==> flow/design.v <==
`timescale 1ns / 1ps
module Scrambler(
    input wire Clk,
    input wire Reset,
	 input wire En,
    input MAC_Data,
    output wire Scrambled_data
    );
	 reg [6:0] seed;              
	 wire Xored_seed = seed[3] ^ seed [6];
	 assign Scrambled_data = Xored_seed ^ MAC_Data;	
	 always@ (posedge Clk)begin
		if (Reset || ~En) begin
			seed <= 7'b1111111; 			 
		end
		else if (En)begin
			seed <= {seed[5:0] , Xored_seed};
		end
	 end
endmodule
`timescale 1ns / 1ps
module Scrambler_control(
    input wire Clk,
    input wire MAC_Data,
    input wire Reset,
	 input wire En,
    output reg Out
    );
	 wire Scrambled_data;
	 reg start_scramble ;
	 reg [6:0] Preamble_signal_length;
	 reg [11:0] FIFO;
	 Scrambler scrambler (
    .Clk(Clk), 
    .Reset(Reset), 
    .En(start_scramble), 
    .MAC_Data(FIFO[0]), 
    .Scrambled_data(Scrambled_data)
    );
	 always@(posedge Clk) begin
		 if (~En || Reset ) begin
			Out <= 1'b0;	 
			Preamble_signal_length <= 7'b0;
			start_scramble <= 1'b0;
			FIFO <= 12'b0; 
		 end
		 else if ( Preamble_signal_length < 7'd12 )begin
			Out <= 1'b1;
			FIFO[Preamble_signal_length] <= MAC_Data;
			Preamble_signal_length <= Preamble_signal_length + 1'b1;
		 end
		 else if ( Preamble_signal_length < 7'd36 ) begin
			Out <= FIFO[0];
			FIFO <= {MAC_Data,FIFO[11:1]};
			Preamble_signal_length <= Preamble_signal_length + 1'b1; 
		 end
		 else if ( Preamble_signal_length < 7'd84 ) begin
			start_scramble <= 1'b1;	 
			Out <= Scrambled_data;
			FIFO <={MAC_Data,FIFO[11:1]};
			Preamble_signal_length <= Preamble_signal_length + 1'b1; 
		 end 
		 else begin 
			Out <= 1'b0;
			FIFO <= 12'b0;	 
		 end
	 end
endmodule
`timescale 1ns / 1ps
module Encoder(
    input wire Data,
    input wire Clk,
    input wire Reset,
	 input wire EN,
    output wire Out
    );
	 parameter datalen = 48;
	 parameter indexsize = $clog2(2*datalen); 
	 parameter FIFOsize =100;
	 reg [FIFOsize:1] FIFO,NextFIFO;  
	 reg [6:1] shift;
	 reg [indexsize:1] in_index;
    always@ (Data , FIFO , shift , in_index)begin	
			NextFIFO = FIFO >> 1;
			if (in_index >= 1 && in_index <= FIFOsize)
				NextFIFO[in_index] = (Data ^ shift[1] ^ shift[2] ^ shift[4] ^ shift[5 ]);
			if (in_index+1 <= FIFOsize)
				NextFIFO[in_index+1] = (Data ^ shift[1] ^ shift[4] ^ shift[5] ^ shift[6]);
	 end
	 always@ (posedge Clk)begin
		if(Reset == 1'b1 || ~EN)begin
			shift <= 6'b0;  
			FIFO <= {FIFOsize{1'b0}};
			in_index <= {indexsize{1'b0}};
		end
		else begin
			FIFO <= NextFIFO;
			in_index <= in_index + 1'b1;
			shift <= {Data,shift[6:2]};
		end
	 end
	 assign Out = FIFO[1];
endmodule
`timescale 1ns / 1ps
module convencoder_control(
    input Clk,
    input Reset,
    input En,
	 input Data,
    output kout
    );
	 wire encoded_data;
	 reg start_endcode ;
	 reg [5:0] Signal_length;
	 reg [3:0] Preamble_detection;
	 reg [8:0] Data_lenght;
	 wire enable;
	 Encoder conv (
    .Data(Data), 
    .Clk(Clk), 
    .Reset(Reset), 
    .EN(start_endcode), 
    .Out(encoded_data));
	 always@ (posedge Clk)begin
		if (Reset || ~En)begin 
			start_endcode <= 1'b0;
			Preamble_detection <= 4'b0;
			Signal_length <= 6'b0;
		   Data_lenght <= 9'b0;
		end
		else if (Preamble_detection < 4'd12 && Preamble_detection != 12 )begin
			if (Data)begin
				Preamble_detection <= Preamble_detection + 1'b1;
			end
			else begin
				Preamble_detection <= 4'b0;
				end
		end
		else if (Signal_length < 5'd24) begin
			Signal_length <=  Signal_length + 1'b1;
		end	
		else if(Data_lenght < 96 ) begin
			start_endcode <=1;
			Data_lenght <= Data_lenght + 1'b1;
		end
		else
			start_endcode <=0;
	 end
	 assign enable = (Signal_length == 24)? 1'b1: 1'b0;
	 assign kout = (Reset || ~En)? 1'b0 :
						(Preamble_detection < 4'd12)?((Data)?1'b1:1'b0):
						(Signal_length < 5'd24)? Data:
						(Data_lenght < 96)?encoded_data:1'b0;
endmodule
`timescale 1ns / 1ps
module interleaver(
	 input wire Clk,
	 input wire Data,
	 input wire Reset,
	 input wire EN,
	 input wire [11:0] Size,
	 output wire Out
	 );
	 parameter Ncbps = 48;
	 parameter Nbpsc = 1;
	 parameter coding_rate = 1/2;
	 parameter OFDM_symbol = 1/2;
	 reg [96:1] in_data;			 
	 wire [2:0] sym_size;		 
	 wire [8:0] index;			 
	 reg [7:0] counter;			 
	 reg [6:0] index_out;		 
	 wire [1:0] s;					 
	 reg [6:0]temp_k;				 
	 reg [6:0]temp_x;				 
	 reg [6:0]temp_i;				 
	 integer j;
	 assign s = (Nbpsc/2 > 1)?Nbpsc/2:1;     
	 assign sym_size = (counter < 95)? 2'd0:   
							 (counter < 143)? 2'd1:
							 (counter < 191)? 2'd2:2'd3;
	 always@ (posedge Clk) begin
		if (~EN || Reset)begin															 
			in_data <= 96'b0;
			counter <= 8'b0;
			index_out <= 7'b0;
			temp_k <= 7'b0;
		end
		else if(counter < 192) begin			 
			if (counter < 96)												 
				in_data[counter+1] <= Data;													 
			if(counter >= 47)
				index_out <= index_out + 1'b1;  
			else
				temp_k <= temp_k + 1'b1;  													  
			counter <= counter + 1'b1;
		end	
		else
			counter <= 8'd200; 																 
	 end  
	 assign index = lut(index_out-48*sym_size) + 48*sym_size +1; 	 
	 assign Out = (counter < 40) ? 1'b0:												 
					  (counter < 143)? in_data[index] : 1'b0;
	 function [6:0] lut;
		input [6:0] a;
		reg [6:0] f_i;
		reg [6:0] f_x;
		begin
			f_i = (Ncbps>>4)*(a[3:0])+(a>>4);
			f_x = (s == 1)? 1'b0:(f_i+Ncbps-((86*Ncbps)/256));
			lut = (a < 48) ? s*(f_i>>(s-1))+f_x : 7'd0;
		end
	 endfunction
endmodule
`timescale 1ns / 1ps
module control_interleaver(
    input Clk,
    input Reset,
    input En,
	 input Data,
    output reg Out
    );
	 wire interleaved_data ;
	 reg start_Interleaver ;
	 reg [5:0] Signal_length;
	 reg [3:0] Preamble_detection;
	 reg [8:0] Data_lenght;
	 reg [8:0] counter;
	 wire enable;
	 reg [35:0] shiftreg; 
	 wire [11:0] size;
	 assign size = 96;
	 reg [5:0] out_index;
	interleaver interleaver (
    .Clk(Clk), 
    .Data(Data), 
    .Reset(Reset), 
    .EN(start_Interleaver), 
    .Size(size), 
    .Out(interleaved_data)
    );
	 always@ (posedge Clk)begin
		if (Reset || ~En)begin 
			start_Interleaver <= 1'b0;
			Preamble_detection <= 4'b0;
			Signal_length <= 6'b0;
		   Data_lenght <= 9'b0;
			counter <= 9'b0;
			shiftreg <= 36'b0;
			Out <= 1'b0;
			out_index <= 6'b0;
		end
		else if (Preamble_detection < 4'd12 )begin
			if (Data)begin
				Preamble_detection <= Preamble_detection + 1'b1;
				Out <= 1'b0;
				shiftreg[Preamble_detection] <= 1'b1;
			end
			else begin
				Preamble_detection <= 4'b0;
				Out <= 1'b0;
				shiftreg[Preamble_detection] <= 1'b0;
				end
		end
		else if (Signal_length < 5'd24) begin
			Signal_length <=  Signal_length + 1'b1;
			shiftreg[Preamble_detection + Signal_length] <= Data;
			if (Signal_length > 5'd1)begin
				Out <= shiftreg[out_index];
				out_index <= out_index + 1'b1;
			end
		end	
		else if (Data_lenght < 9'd96 && counter < 14)begin
			counter <= counter + 1'b1;
			start_Interleaver <=1;
			Out <= shiftreg[out_index];
			out_index <= out_index + 1'b1;
		end
		else if(Data_lenght < 9'd96 && counter < 192 ) begin
			Out <= interleaved_data ;
			start_Interleaver <=1;
			Data_lenght <= Data_lenght + 1'b1;
		end
		else
			Out <= 1'b0;
	 end
	 assign enable = (Signal_length == 24)? 1'b1: 1'b0;
endmodule
`timescale 1ns / 1ps
module deinterleaver(
	 input wire Clk,
	 input wire Data,
	 input wire Reset,
	 input wire EN,
	 input wire [11:0] Size,
	 output wire Out
	 );
	 parameter Ncbps = 48;
	 parameter Nbpsc = 1;
	 parameter x = 16/Ncbps;
	 reg [96:1] in_data;
	 wire [2:0] sym_size;
	 wire [8:0] index;
	 reg [7:0] counter;
	 reg [6:0] k;
	 reg [6:0] index_out;
	 wire [1:0] s;
	 reg [6:0]temp_k;
	 reg [6:0]temp_x;
	 reg [6:0]temp_i;
	 integer j;
	 assign s = (Nbpsc/2 > 1)?Nbpsc/2:1;     
	 assign sym_size = (counter < 95)? 2'd0:
							 (counter < 143)? 2'd1:
							 (counter < 191)? 2'd2:2'd3;
	 always@ (posedge Clk) begin
		if (~EN || Reset)begin
			in_data <= 96'b0;
			counter <= 8'b0;
			index_out <= 7'b0;
			temp_k <= 7'b0;
		end
		else if(counter < 192) begin
			if (counter < 96)												 
				in_data[counter+1] <= Data;
			if(counter >= 47)
				index_out <= index_out + 1'b1;
			else
				temp_k <= temp_k + 1'b1; 
			counter <= counter + 1'b1;
		end	
		else
			counter <= 8'd200;
	 end  
	 assign index = (counter < 160)? lut(index_out-48*sym_size) + 48*sym_size +1 : 1'b0; 
	 assign Out = (counter < 40) ? 1'b0:
					  (counter < 143)? in_data[index] : 1'b0;
	 function [6:0] lut;
		input [6:0] a;
		begin
			lut = (a < 48) ? 16*a - (Ncbps-1)*((a*86)/256) : 7'd0;
		end
	 endfunction
endmodule
`timescale 1ns / 1ps
module control_deinterleaver(
    input Clk,
    input Reset,
    input En,
	 input Data,
    output reg Out
    );
	 wire deinterleaved_data ;
	 reg start_Denterleaver ;
	 reg [5:0] Signal_length;
	 reg [3:0] Preamble_detection;
	 reg [8:0] Data_lenght;
	 reg [8:0] counter;
	 wire enable;
	 reg [35:0] shiftreg; 
	 wire [11:0] size;
	 assign size = 96;
	 reg [5:0] out_index;
	 deinterleaver deinterleaver (
    .Clk(Clk), 
    .Data(Data), 
    .Reset(Reset), 
    .EN(start_Denterleaver), 
    .Size(size), 
    .Out(deinterleaved_data)
    );
	 always@ (posedge Clk)begin
		if (Reset || ~En)begin 
			start_Denterleaver <= 1'b0;
			Preamble_detection <= 4'b0;
			Signal_length <= 6'b0;
		   Data_lenght <= 9'b0;
			counter <= 9'b0;
			shiftreg <= 36'b0;
			Out <= 1'b0;
			out_index <= 6'b0;
		end
		else if (Preamble_detection < 4'd12 )begin
			if (Data)begin
				Preamble_detection <= Preamble_detection + 1'b1;
				Out <= 1'b0;
				shiftreg[Preamble_detection] <= 1'b1;
			end
			else begin
				Preamble_detection <= 4'b0;
				Out <= 1'b0;
				shiftreg[Preamble_detection] <= 1'b0;
				end
		end
		else if (Signal_length < 5'd24) begin
			Signal_length <=  Signal_length + 1'b1;
			shiftreg[Preamble_detection + Signal_length] <= Data;
			end
		else if (Data_lenght < 9'd96 && counter < 48)begin
			counter <= counter + 1'b1;
			start_Denterleaver <=1;
			if (counter > 12)begin
				Out <= shiftreg[out_index];
				out_index <= out_index + 1'b1;
			end
		end
		else if(Data_lenght < 9'd96 && counter < 192 ) begin
			Out <= deinterleaved_data ;
			start_Denterleaver <=1;
			Data_lenght <= Data_lenght + 1'b1;
		end
		else
			Out <= 1'b0;
	 end
	 assign enable = (Signal_length == 24)? 1'b1: 1'b0;
endmodule
`timescale 1ns / 1ps
module Viterbidecoder(
    input wire Data,
    input wire Clk,
	 input wire EN,
    input wire Reset,
    output wire Out
    );
	 parameter in_size = 96;
	 parameter out_sise = 48;
	 reg flag_outputmod;									 
	 reg [47:0] outreg;     							 
	 reg [10:1] counter; 								 
	 reg [in_size-1:0] FIFO;							 
	 reg [6:1] CS,NS;        
	 reg [2:1] out0,out1,cost0,cost1;   			  
	 reg flag;												  
	 always@ (posedge Clk) begin
		if (Reset == 1'b1 || ~EN)	begin
			CS <= 6'b0;
			outreg <=48'b0;
			flag_outputmod <=0;
			counter <= 10'b0;
			FIFO <= {in_size{1'b0}};
			flag <=0;
		end
		else if ( counter < in_size && flag == 0 ) begin
			FIFO[counter] <= Data;
			if (counter == in_size -1)
				flag <=1;
			else	
				counter <= counter + 1'b1;
		end
		else if ( counter < 2*in_size && flag == 1)begin
					if (counter >= in_size && counter < in_size + 48)	 
						outreg[counter-in_size] <= CS[6];
					CS <= NS;
				   FIFO <= FIFO >> 2;
					counter <= counter + 1;
		end
		else if ( counter < (2*in_size+out_sise) && flag == 1) begin
			 flag_outputmod <=1;
			 outreg <= outreg>>1;
		end
	 end
	always@(*) begin
			out0[1] = 1'b0 ^ CS[1] ^ CS[2] ^ CS[4] ^ CS[5];
			out0[2] = 1'b0 ^ CS[1] ^ CS[4] ^ CS[5] ^ CS[6];
			cost0 = (FIFO[1]^out0[1]) + (FIFO[2]^out0[2]);
			out1[1] = 1'b1 ^ CS[1] ^ CS[2] ^ CS[4] ^ CS[5];
			out1[2] = 1'b1 ^ CS[1] ^ CS[4] ^ CS[5] ^ CS[6];
			cost1 = (FIFO[1]^out1[1]) + (FIFO[2]^out1[2]); 
			if(cost0 <= cost1)
				NS = {1'b0,CS[6:2]};
			else
				NS = {1'b1,CS[6:2]};
	end
	 assign Out = outreg[0];
endmodule
`timescale 1ns / 1ps
module viterbicontrol(
    input Clk,
    input Reset,
    input En,
	 input Data,
    output reg Out
    );
	 wire viterbied_data ;
	 reg start_Viterbi ;
	 reg [5:0] Signal_length;
	 reg [3:0] Preamble_detection;
	 reg [8:0] Data_lenght;
	 reg [8:0] counter;
	 wire enable;
	 reg [35:0] shiftreg; 
	 Viterbidecoder Viterbi (
    .Data(Data), 
    .Clk(Clk), 
    .EN(start_Viterbi), 
    .Reset(Reset), 
    .Out(viterbied_data)
    );
	 always@ (posedge Clk)begin
		if (Reset || ~En)begin 
			start_Viterbi <= 1'b0;
			Preamble_detection <= 4'b0;
			Signal_length <= 6'b0;
		   Data_lenght <= 9'b0;
			counter <= 9'b0;
			shiftreg <= 36'b0;
			Out <= 1'b0;
		end
		else if (Preamble_detection < 4'd12 )begin
			if (Data)begin
				Preamble_detection <= Preamble_detection + 1'b1;
				Out <= 1'b0;
				shiftreg[Preamble_detection] <= 1'b1;
			end
			else begin
				Preamble_detection <= 4'b0;
				Out <= 1'b0;
				shiftreg[Preamble_detection] <= 1'b0;
				end
		end
		else if (Signal_length < 5'd24) begin
			Signal_length <=  Signal_length + 1'b1;
			Out <= 1'b0;
			shiftreg[Preamble_detection + Signal_length] <= Data;
		end	
		else if (Data_lenght < 9'd96 && counter < 156)begin
			Out <= 1'b0;
			start_Viterbi <=1;
			Data_lenght <= Data_lenght + 1'b1;
			counter <= counter + 1'b1;
		end
		else if(counter < 156)
			counter <= counter + 1'b1;
		else if (Signal_length == 5'd24 && counter < 192) begin
			Out <= shiftreg[0];
			shiftreg <= shiftreg >> 1 ;
			counter <= counter + 1'b1;
			Data_lenght <= 9'b0;		
		end
		else if(Data_lenght < 9'd96 && counter == 192 ) begin
			Out <= viterbied_data ;
			start_Viterbi <=1;
			Data_lenght <= Data_lenght + 1'b1;
		end
		else
			Out <= 1'b0;
	 end
	 assign enable = (Signal_length == 24)? 1'b1: 1'b0;
endmodule
`timescale 1ns / 1ps
module Descrambler(
    input wire Clk,
    input wire Reset,
    input wire Scrambled_Data,
    input wire En,
    output wire Descrambled_Data
    );
	 reg [2:0] counter_intial_seed;
	 reg [6:0] seed;
	 assign Descrambled_Data = (counter_intial_seed > 7'd6)?Scrambled_Data^seed[6]^seed[3]:1'b0;
	 always@(posedge Clk)begin
		if( ~En || Reset )begin
			seed <= 7'b0;
			counter_intial_seed <= 3'b0;
		end
		else if ( En )begin 
			if (counter_intial_seed < 3'd7)begin
				seed <= {seed[5:0],Scrambled_Data};
				counter_intial_seed <= counter_intial_seed+1;
			end 
			else 
				seed <= { seed[5:0] , seed[6]^seed[3] };
		end
	 end
endmodule
`timescale 1ns / 1ps
module Descrambler_control(
    input Clk,
    input Reset,
    input En,
	 input Data,
    output reg Out
    );
	 wire Descrambled_data;
	 reg start_Descramble ;
	 reg [5:0] Signal_length;
	 reg [3:0] Preamble_detection;
	 reg [6:0] Data_lenght;
	Descrambler descrambler (
		 .Clk(Clk), 
		 .Reset(Reset), 
		 .Scrambled_Data(Data), 
		 .En(start_Descramble), 
		 .Descrambled_Data(Descrambled_data)
		 ); 
	 always@ (posedge Clk)begin
		if (Reset || ~En)begin 
			start_Descramble <= 1'b0;
			Preamble_detection <= 4'b0;
			Signal_length <= 6'b0;
		   Data_lenght <= 7'b0;
			Out <= 1'b0;
		end
		else if (Preamble_detection < 4'd12 )begin
			if (Data)begin
				Preamble_detection <= Preamble_detection + 1'b1;
				Out <= 1'b0;
			end
			else
				Preamble_detection <= 4'b0;
		end
		else if (Signal_length < 5'd24) begin
			Signal_length <=  Signal_length + 1'b1;
			Out <= Data;
		end	
		else if(Data_lenght < 6'd48 ) begin
			Out <= Descrambled_data;
			start_Descramble <=1;
			Data_lenght <= Data_lenght + 1'b1;
		end
		else
			Out <= 1'b0;
	 end
endmodule
`timescale 1ns / 1ps
module Topmodule(
    input wire Clk,
    input wire Data,
    input wire Reset,
    input wire En,
    output reg Out
    );
	 wire Out_scrambler;
	 wire Out_descrambler;
	 wire Out_convendcoder;
	 wire Out_viterbi;
	 wire Out_interleaver;
	 wire Out_deinterleaver;
	 reg [9:0] counter;
	 Scrambler_control Scrambler (
    .Clk(Clk), 
    .MAC_Data(Data), 
    .Reset(Reset), 
    .En(En), 
    .Out(Out_scrambler)
    );
	 convencoder_control convendcoder (
    .Clk(Clk), 
    .Reset(Reset), 
    .En(En), 
    .Data(Out_scrambler), 
    .kout(Out_convendcoder)
    );
	 control_interleaver interleaved (
    .Clk(Clk), 
    .Reset(Reset), 
    .En(En), 
    .Data(Out_convendcoder), 
    .Out(Out_interleaver)
    );
	 control_deinterleaver deinterleaved (
    .Clk(Clk), 
    .Reset(Reset), 
    .En(En), 
    .Data(Out_interleaver), 
    .Out(Out_deinterleaver) 
    );
	 viterbicontrol vit (
    .Data(Out_deinterleaver), 
    .Clk(Clk), 
    .En(En), 
    .Reset(Reset), 
    .Out(Out_viterbi)
    );
	 Descrambler_control Descrambler (
    .Clk(Clk),  
    .Reset(Reset), 
    .En(En), 
    .Data(Out_viterbi), 
    .Out(Out_descrambler)
    );
	always@ (posedge Clk)begin
		if(~En || Reset) begin
			Out <= 1'b0;
			counter <= 10'b0;
		end
		else 
			Out <= Out_descrambler;
	end
endmodule
-- From RTL to reports: Topmodule
What the tools print for Topmodule, step after step.
Line numbers count from 1 in the design file above.
Operators: Yosys type, input widths -> output width; for muxes data width and select width s.
Cell names lack the library's common part.
A cell with n/a has no value.
- top: Topmodule
- clock input: Clk
- library: sky130hd
- timing corner: tt_025C_1v80

-- Word-level counts
Yosys after proc, flatten, opt, wreduce and memory -nomap, before mapping. Memory bits, and registers merged into a memory's read port (data or address), are not among the register bits. Print and check cells are not counted.
- noted word-level cells: 478
- flip-flop bits (word level): 784
- output and inout port bits at 1
- noted input bits: 4
- noted multiplexer cells: 91
- bitwise operators at 96
- order comparisons at 54
- shift-type cells at 30
- equal/unequal tests at 13
- multipliers at 5
- add/sub/neg operators: 65
- reduce/logical cells at 68
- operators by type and width (operator ; count):
    $mux 36 ; 12
    $or 36x36->36 ; 9
    $and 96x96->96 ; 3
    $or 96x96->96 ; 3
    $not 96->96 ; 3
    $shift 1x5->36 const A ; 6
    $and 36x36->36 ; 6
    $not 36->36 ; 6
    $or 100x100->100 ; 2
    $not 100->100 ; 2
    $mux 100 ; 2
    $shift 1x33->96 ; 2
    $shift 1x33->96 const A ; 2
    $shiftx 96x10->1 ; 2
    $mux 96 ; 2
    $mux 48 ; 3
    $shift 1x7->36 ; 3
    $shift 1x7->36 const A ; 3
    $shift 1x32->100 ; 1
    $shift 1x32->100 const A ; 1
    $shift 1x33->100 ; 1
    $shift 1x33->100 const A ; 1
    $and 100x100->100 ; 1
    $and 99x100->100 ; 1
    $shift 1x11->96 ; 1
    $shift 1x11->96 const A ; 1
    $add 9x1->9 const B ; 9
    $mul 7x6->13 const B ; 1
Not listed: further kinds 91, cells in them 333.

-- Logic depth
Yosys ltp: most cells in a row. Word level: on the elaborated netlist, between registers, memories and ports. Mapped: between sequential cells and ports; inverters and the memories' decode and read muxes count.
- depth in word-level cells: 19
- ABC_AREA at 0
- mapped depth at 47
- noted gate-level depth less buffers: 46

-- After synthesis
The flow's flattened synthesis, as Yosys stat reports it; memories are mapped. The netlist is that of the ABC_AREA named above (0 if unset); the other value can give another one.
- mapped flip-flops: 783
- noted synthesis area: 46326.9 um^2
- buffer cells: 431
- sequential area at 15675.0 um^2
- standard cells after synthesis at 5866
- cell types (cell type ; count ; total area (um^2)):
    dfxtp_1 ; 783 ; 1.57E+04
    nand2_1 ; 779 ; 2.92E+03
    a21oi_1 ; 519 ; 2.6E+03
    mux2i_1 ; 229 ; 2.29E+03
    nor2_1 ; 535 ; 2.01E+03
    ha_1 ; 160 ; 2001.92
    o21ai_0 ; 400 ; 2001.92
    clkbuf_1 ; 372 ; 1.4E+03
    nand3_1 ; 248 ; 1241.19
    xnor2_1 ; 110 ; 963.424
    mux4_2 ; 38 ; 855.821
    xor2_1 ; 90 ; 788.256
    a31oi_1 ; 122 ; 763.232
    nor3_1 ; 130 ; 650.624
    nand4_1 ; 103 ; 644.368
    mux2_2 ; 57 ; 641.866
    a211oi_1 ; 84 ; 630.605
    or3_1 ; 87 ; 544.272
Not listed: further types 85, cells in them 1020.
By module: a second synthesis without flattening, with its own total; a netlist apart from the flattened one above.
- cells (unflattened synthesis): 6110
- noted area total of the unflattened synthesis: 49548.8 um^2
Rows give one instance, submodules left out.
- by module (module ; cells ; area (um^2) ; seq. area (um^2) ; instances):
    Viterbidecoder ; 1478 ; 10623.9 ; 3203.1 ; 1
    Encoder ; 968 ; 7821.3 ; 2262.2 ; 1
    deinterleaver ; 931 ; 7691.1 ; 2222.1 ; 1
    interleaver ; 796 ; 6750.2 ; 2222.1 ; 1
    viterbicontrol ; 555 ; 4426.7 ; 1321.3 ; 1
    control_interleaver ; 475 ; 4226.6 ; 1441.4 ; 1
    control_deinterleaver ; 477 ; 4217.8 ; 1441.4 ; 1
    Scrambler_control ; 181 ; 1427.6 ; 420.4 ; 1
    convencoder_control ; 104 ; 909.6 ; 400.4 ; 1
    Descrambler_control ; 93 ; 842.1 ; 380.4 ; 1
    Descrambler ; 33 ; 376.6 ; 200.2 ; 1
    Scrambler ; 17 ; 206.4 ; 140.1 ; 1
    Topmodule ; 2 ; 28.8 ; 20.0 ; 1

-- Timing after synthesis
Path of least setup slack by OpenSTA after synthesis, without wires, with an ideal clock, recovery checks aside; 20% of the period is set as input and as output delay. Where synthesis merged equal registers, the netlist keeps one of their names.
- path kind: register to register
- start point: register deinterleaved.deinterleaver.counter[0]
- end point: register deinterleaved.Out
- launch time at the first pin at 0.000 ns
- noted buffers on the path: 0
- slack at 2.220 ns
- delay of the path: 9.779 ns
- driving pins on the path at 45
- data required time: 11.884 ns
- noted clock period: 12.0 ns
- data arrival time: 9.663 ns
- synthesis period reached: 9.78 ns
"delay of the path" is the arrival time less input delay plus setup time.
"driving pins on the path": output pins that drive a net of the path, with the launching flip-flop's if there is one; two outputs of one cell count as two.
"synthesis period reached" = period - worst setup slack (recovery checks aside). The figure is calculated, with input and output delays left at 20% of the set period.
Between the ends stands the longest chain of elaborated cells between them, by number of cells; it is not shown to be the way that was timed. Of several equally long chains one is given.
A line is the first line of the expression or statement that the cell stems from. Yosys adds cells for indexed reads and writes and turns some case tables into memories.
A register here has more assigning lines than the two given.
- cells stage by stage: dfxtp_1 ha_1 and3_1 nand3_1 and3_1 ha_1 inv_1 fa_1 xor3_2 ha_1 inv_1 fa_1 inv_1 fa_1 ha_1 or3_1 o221ai_1 nor2b_1 [... 9 more ...] inv_1 fa_1 inv_1 fa_1 inv_1 ha_1 xor2_1 nor2_1 ha_1 nand2b_1 nor4_1 nand3b_1 and3_1 o21ai_1 xor2_1 nand3_1 a211o_1 a41o_1
- length of the longest elaborated chain at 19
- RTL lines, path post-synthesis (what ; RTL line ; source):
    start: declaration ; 304 ; reg [7:0] counter;
    start: assignment ; 319 ; counter <= 8'b0;
    start: assignment ; 330 ; counter <= counter + 1'b1;
    $lt 8x8->1 ; 315 ; (counter < 191)? 2'd2:2'd3;
    $mux 1 ; 315 ;
    $mux 2 ; 314 ; (counter < 143)? 2'd1:
    $mux 2 ; 313 ; assign sym_size = (counter < 95)? 2'd0:
    $mul 2x2->4 ; 335 ; assign index = (counter < 160)? lut(index_out-48*sym_size) + 48*sym_size +1 : 1'b0;
    $sub 7x7->7 ; 335 ;
    $mul 7x6->13 ; 341 ; lut = (a < 48) ? 16*a - (Ncbps-1)*((a*86)/256) : 7'd0;
    [... 5 more ...] ; n/a ;
    $mux 9 ; 335 ;
    $sub 9x1->10 ; n/a ;
    $shiftx 96x10->1 ; 337 ; (counter < 143)? in_data[index] : 1'b0;
    $mux 1 ; 337 ;
    $mux 1 ; 336 ; assign Out = (counter < 40) ? 1'b0:
    $mux 1 ; 407 ; else if(Data_lenght < 9'd96 && counter < 192 ) begin
    $mux 1 ; 399 ; else if (Data_lenght < 9'd96 && counter < 48)begin
    end: assignment ; 403 ; Out <= shiftreg[out_index];
    end: assignment ; 408 ; Out <= deinterleaved_data ;
    end: declaration ; 351 ; output reg Out

-- Path in the finished layout
Path of least setup slack in the final report of job 1 (OpenROAD, finished layout, wires in). Where an end is a register, its clock arrival counts in the times.
- path kind: register to register
- start point: register deinterleaved.deinterleaver.counter[1]
- end point: register deinterleaved.Out
- data required time: 8.94 ns
- data arrival time: 10.11 ns
- slack at -1.16 ns
- launch time at the first pin at 0.70 ns
- driving pins on the path at 44
- noted buffers on the path: 0
- noted clock period: 8.33 ns
Between the ends stands the longest chain of elaborated cells between them, by number of cells; it is not shown to be the way that was timed. Of several equally long chains one is given.
A register here has more assigning lines than the two given.
- cells stage by stage: dfxtp_2 ha_4 and3_4 nand3_2 and3_4 ha_4 inv_2 fa_2 xor3_2 ha_4 inv_2 fa_1 inv_1 fa_1 ha_2 or3_1 o221ai_2 nor2b_4 [... 8 more ...] fa_1 fa_1 inv_1 fa_1 inv_1 ha_4 a21oi_2 xnor2_1 xnor2_1 nor2_1 ha_1 o21a_1 o21ai_2 a211oi_1 o21a_1 nor3_4 a2111oi_4 a41o_1
- length of the longest elaborated chain at 19
- RTL lines, path post-layout (what ; RTL line ; source):
    start: declaration ; 304 ; reg [7:0] counter;
    start: assignment ; 319 ; counter <= 8'b0;
    start: assignment ; 330 ; counter <= counter + 1'b1;
    $lt 8x8->1 ; 315 ; (counter < 191)? 2'd2:2'd3;
    $mux 1 ; 315 ;
    $mux 2 ; 314 ; (counter < 143)? 2'd1:
    $mux 2 ; 313 ; assign sym_size = (counter < 95)? 2'd0:
    $mul 2x2->4 ; 335 ; assign index = (counter < 160)? lut(index_out-48*sym_size) + 48*sym_size +1 : 1'b0;
    $sub 7x7->7 ; 335 ;
    $mul 7x6->13 ; 341 ; lut = (a < 48) ? 16*a - (Ncbps-1)*((a*86)/256) : 7'd0;
    [... 5 more ...] ; n/a ;
    $mux 9 ; 335 ;
    $sub 9x1->10 ; n/a ;
    $shiftx 96x10->1 ; 337 ; (counter < 143)? in_data[index] : 1'b0;
    $mux 1 ; 337 ;
    $mux 1 ; 336 ; assign Out = (counter < 40) ? 1'b0:
    $mux 1 ; 407 ; else if(Data_lenght < 9'd96 && counter < 192 ) begin
    $mux 1 ; 399 ; else if (Data_lenght < 9'd96 && counter < 48)begin
    end: assignment ; 403 ; Out <= shiftreg[out_index];
    end: assignment ; 408 ; Out <= deinterleaved_data ;
    end: declaration ; 351 ; output reg Out

Add stored flow runs of Topmodule

Measured data: module Topmodule, platform sky130hd, 3 stored runs of the flow under differing settings, order arbitrary. Input and output delays are each 20% of the period that was set; the output load is 0.01 pF.
"achieved period" means the clock period less the worst setup slack. The figure is calculated, with input and output delays left at 20% of the set period.
"time on the worst setup path" is the time allowed to the run's worst setup path (the clock period less input and output delay, where it has them) less its slack. Clock arrival times count: a late capture clock shortens it, a late launch clock lengthens it.
"power" is the tool's figure for a default switching activity; nothing was simulated.

Job 1

==> flow/run.sh <==
#!/bin/bash
# the make line also repeats the synthesis and layout settings of config.mk as NAME=value (left out here)
make -C /OpenROAD-flow-scripts/flow DESIGN_CONFIG=/design/flow/config.mk WORK_HOME=/design/flow/orfs CLKGATE_MAP_FILE= finish
==> flow/config.mk <==
export PLATFORM = sky130hd
export DESIGN_NAME = Topmodule
export DESIGN_NICKNAME = Topmodule
export VERILOG_FILES = /design/flow/design.v
export SDC_FILE = /design/flow/constraint.sdc
export NUM_CORES = 4
export LEC_CHECK = 0
export CAP_MARGIN = 40
export CELL_PAD_IN_SITES_DETAIL_PLACEMENT = 2
export CELL_PAD_IN_SITES_GLOBAL_PLACEMENT = 2
export CORE_MARGIN = 6
export CORE_UTILIZATION = 23
export CTS_CLUSTER_DIAMETER = 172
export CTS_CLUSTER_SIZE = 46
export HOLD_SLACK_MARGIN = 0.04
export PLACE_DENSITY = 0.36
export SETUP_SLACK_MARGIN = -0.66
export SLEW_MARGIN = 20
==> flow/constraint.sdc <==
create_clock -name core_clock -period 8.33 [get_ports {Clk}]
set_input_delay 1.6660 -clock core_clock [delete_from_list [all_inputs] [get_ports {Clk}]]
set_output_delay 1.6660 -clock core_clock [all_outputs]
set_load 0.01 [all_outputs]

Measured in job 1:
- standard-cell area after layout: 51605.7 um^2
- noted the post-route worst hold slack: 0.424 ns
- time on the worst setup path: 9.49 ns
- type of the worst setup path: register to register
- noted the area inside the die boundary: 212337.0 um^2
- noted the power: 6.420 mW
- post-synthesis cell area: 46326.9 um^2
- noted the final utilization: 0.258
- achieved period: 9.493 ns
- noted the total negative setup slack: -1.163 ns
- noted the setup slack of the worst path: -1.163 ns

Job 2

==> flow/run.sh <==
#!/bin/bash
# the make line also repeats the synthesis and layout settings of config.mk as NAME=value (left out here)
make -C /OpenROAD-flow-scripts/flow DESIGN_CONFIG=/design/flow/config.mk WORK_HOME=/design/flow/orfs CLKGATE_MAP_FILE= finish
==> flow/config.mk <==
export PLATFORM = sky130hd
export DESIGN_NAME = Topmodule
export DESIGN_NICKNAME = Topmodule
export VERILOG_FILES = /design/flow/design.v
export SDC_FILE = /design/flow/constraint.sdc
export NUM_CORES = 4
export LEC_CHECK = 0
export ABC_AREA = 1
export CAP_MARGIN = 15
export CELL_PAD_IN_SITES_DETAIL_PLACEMENT = 2
export CELL_PAD_IN_SITES_GLOBAL_PLACEMENT = 2
export CORE_MARGIN = 6
export CORE_UTILIZATION = 23
export CTS_CLUSTER_DIAMETER = 172
export CTS_CLUSTER_SIZE = 46
export GPL_TIMING_DRIVEN = 0
export HOLD_SLACK_MARGIN = 0.04
export PLACE_DENSITY = 0.36
export SETUP_SLACK_MARGIN = -0.66
export SLEW_MARGIN = 20
==> flow/constraint.sdc <==
create_clock -name core_clock -period 8.33 [get_ports {Clk}]
set_input_delay 1.6660 -clock core_clock [delete_from_list [all_inputs] [get_ports {Clk}]]
set_output_delay 1.6660 -clock core_clock [all_outputs]
set_load 0.01 [all_outputs]

Measured in job 2:
- standard-cell area after layout: 53136.0 um^2
- noted the post-route worst hold slack: 0.423 ns
- time on the worst setup path: 9.64 ns
- type of the worst setup path: register to register
- noted the area inside the die boundary: 218463.0 um^2
- noted the power: 6.527 mW
- post-synthesis cell area: 47699.5 um^2
- noted the final utilization: 0.259
- achieved period: 9.637 ns
- noted the total negative setup slack: -1.307 ns
- noted the setup slack of the worst path: -1.307 ns

Job 3

==> flow/run.sh <==
#!/bin/bash
# the make line also repeats the synthesis and layout settings of config.mk as NAME=value (left out here)
make -C /OpenROAD-flow-scripts/flow DESIGN_CONFIG=/design/flow/config.mk WORK_HOME=/design/flow/orfs CLKGATE_MAP_FILE= finish
==> flow/config.mk <==
export PLATFORM = sky130hd
export DESIGN_NAME = Topmodule
export DESIGN_NICKNAME = Topmodule
export VERILOG_FILES = /design/flow/design.v
export SDC_FILE = /design/flow/constraint.sdc
export NUM_CORES = 4
export LEC_CHECK = 0
export ABC_AREA = 1
export CAP_MARGIN = 40
export CELL_PAD_IN_SITES_DETAIL_PLACEMENT = 1
export CELL_PAD_IN_SITES_GLOBAL_PLACEMENT = 2
export CORE_MARGIN = 4
export CORE_UTILIZATION = 40
export CTS_CLUSTER_SIZE = 32
export GPL_TIMING_DRIVEN = 0
export HOLD_SLACK_MARGIN = 0.23
export MAX_ROUTING_LAYER = met4
export MIN_ROUTING_LAYER = met2
export PLACE_DENSITY_LB_ADDON = 0.11
export SETUP_SLACK_MARGIN = 1.86
export SLEW_MARGIN = 30
export TNS_END_PERCENT = 65
==> flow/constraint.sdc <==
create_clock -name core_clock -period 11.4 [get_ports {Clk}]
set_input_delay 2.2800 -clock core_clock [delete_from_list [all_inputs] [get_ports {Clk}]]
set_output_delay 2.2800 -clock core_clock [all_outputs]
set_load 0.01 [all_outputs]

Measured in job 3:
- standard-cell area after layout: 54148.2 um^2
- noted the post-route worst hold slack: 0.403 ns
- time on the worst setup path: 10.16 ns
- type of the worst setup path: register to register
- noted the area inside the die boundary: 124839.0 um^2
- noted the power: 6.302 mW
- post-synthesis cell area: 47699.5 um^2
- noted the final utilization: 0.458
- achieved period: 10.158 ns
- noted the total negative setup slack: 0.000 ns
- noted the setup slack of the worst path: 1.242 ns
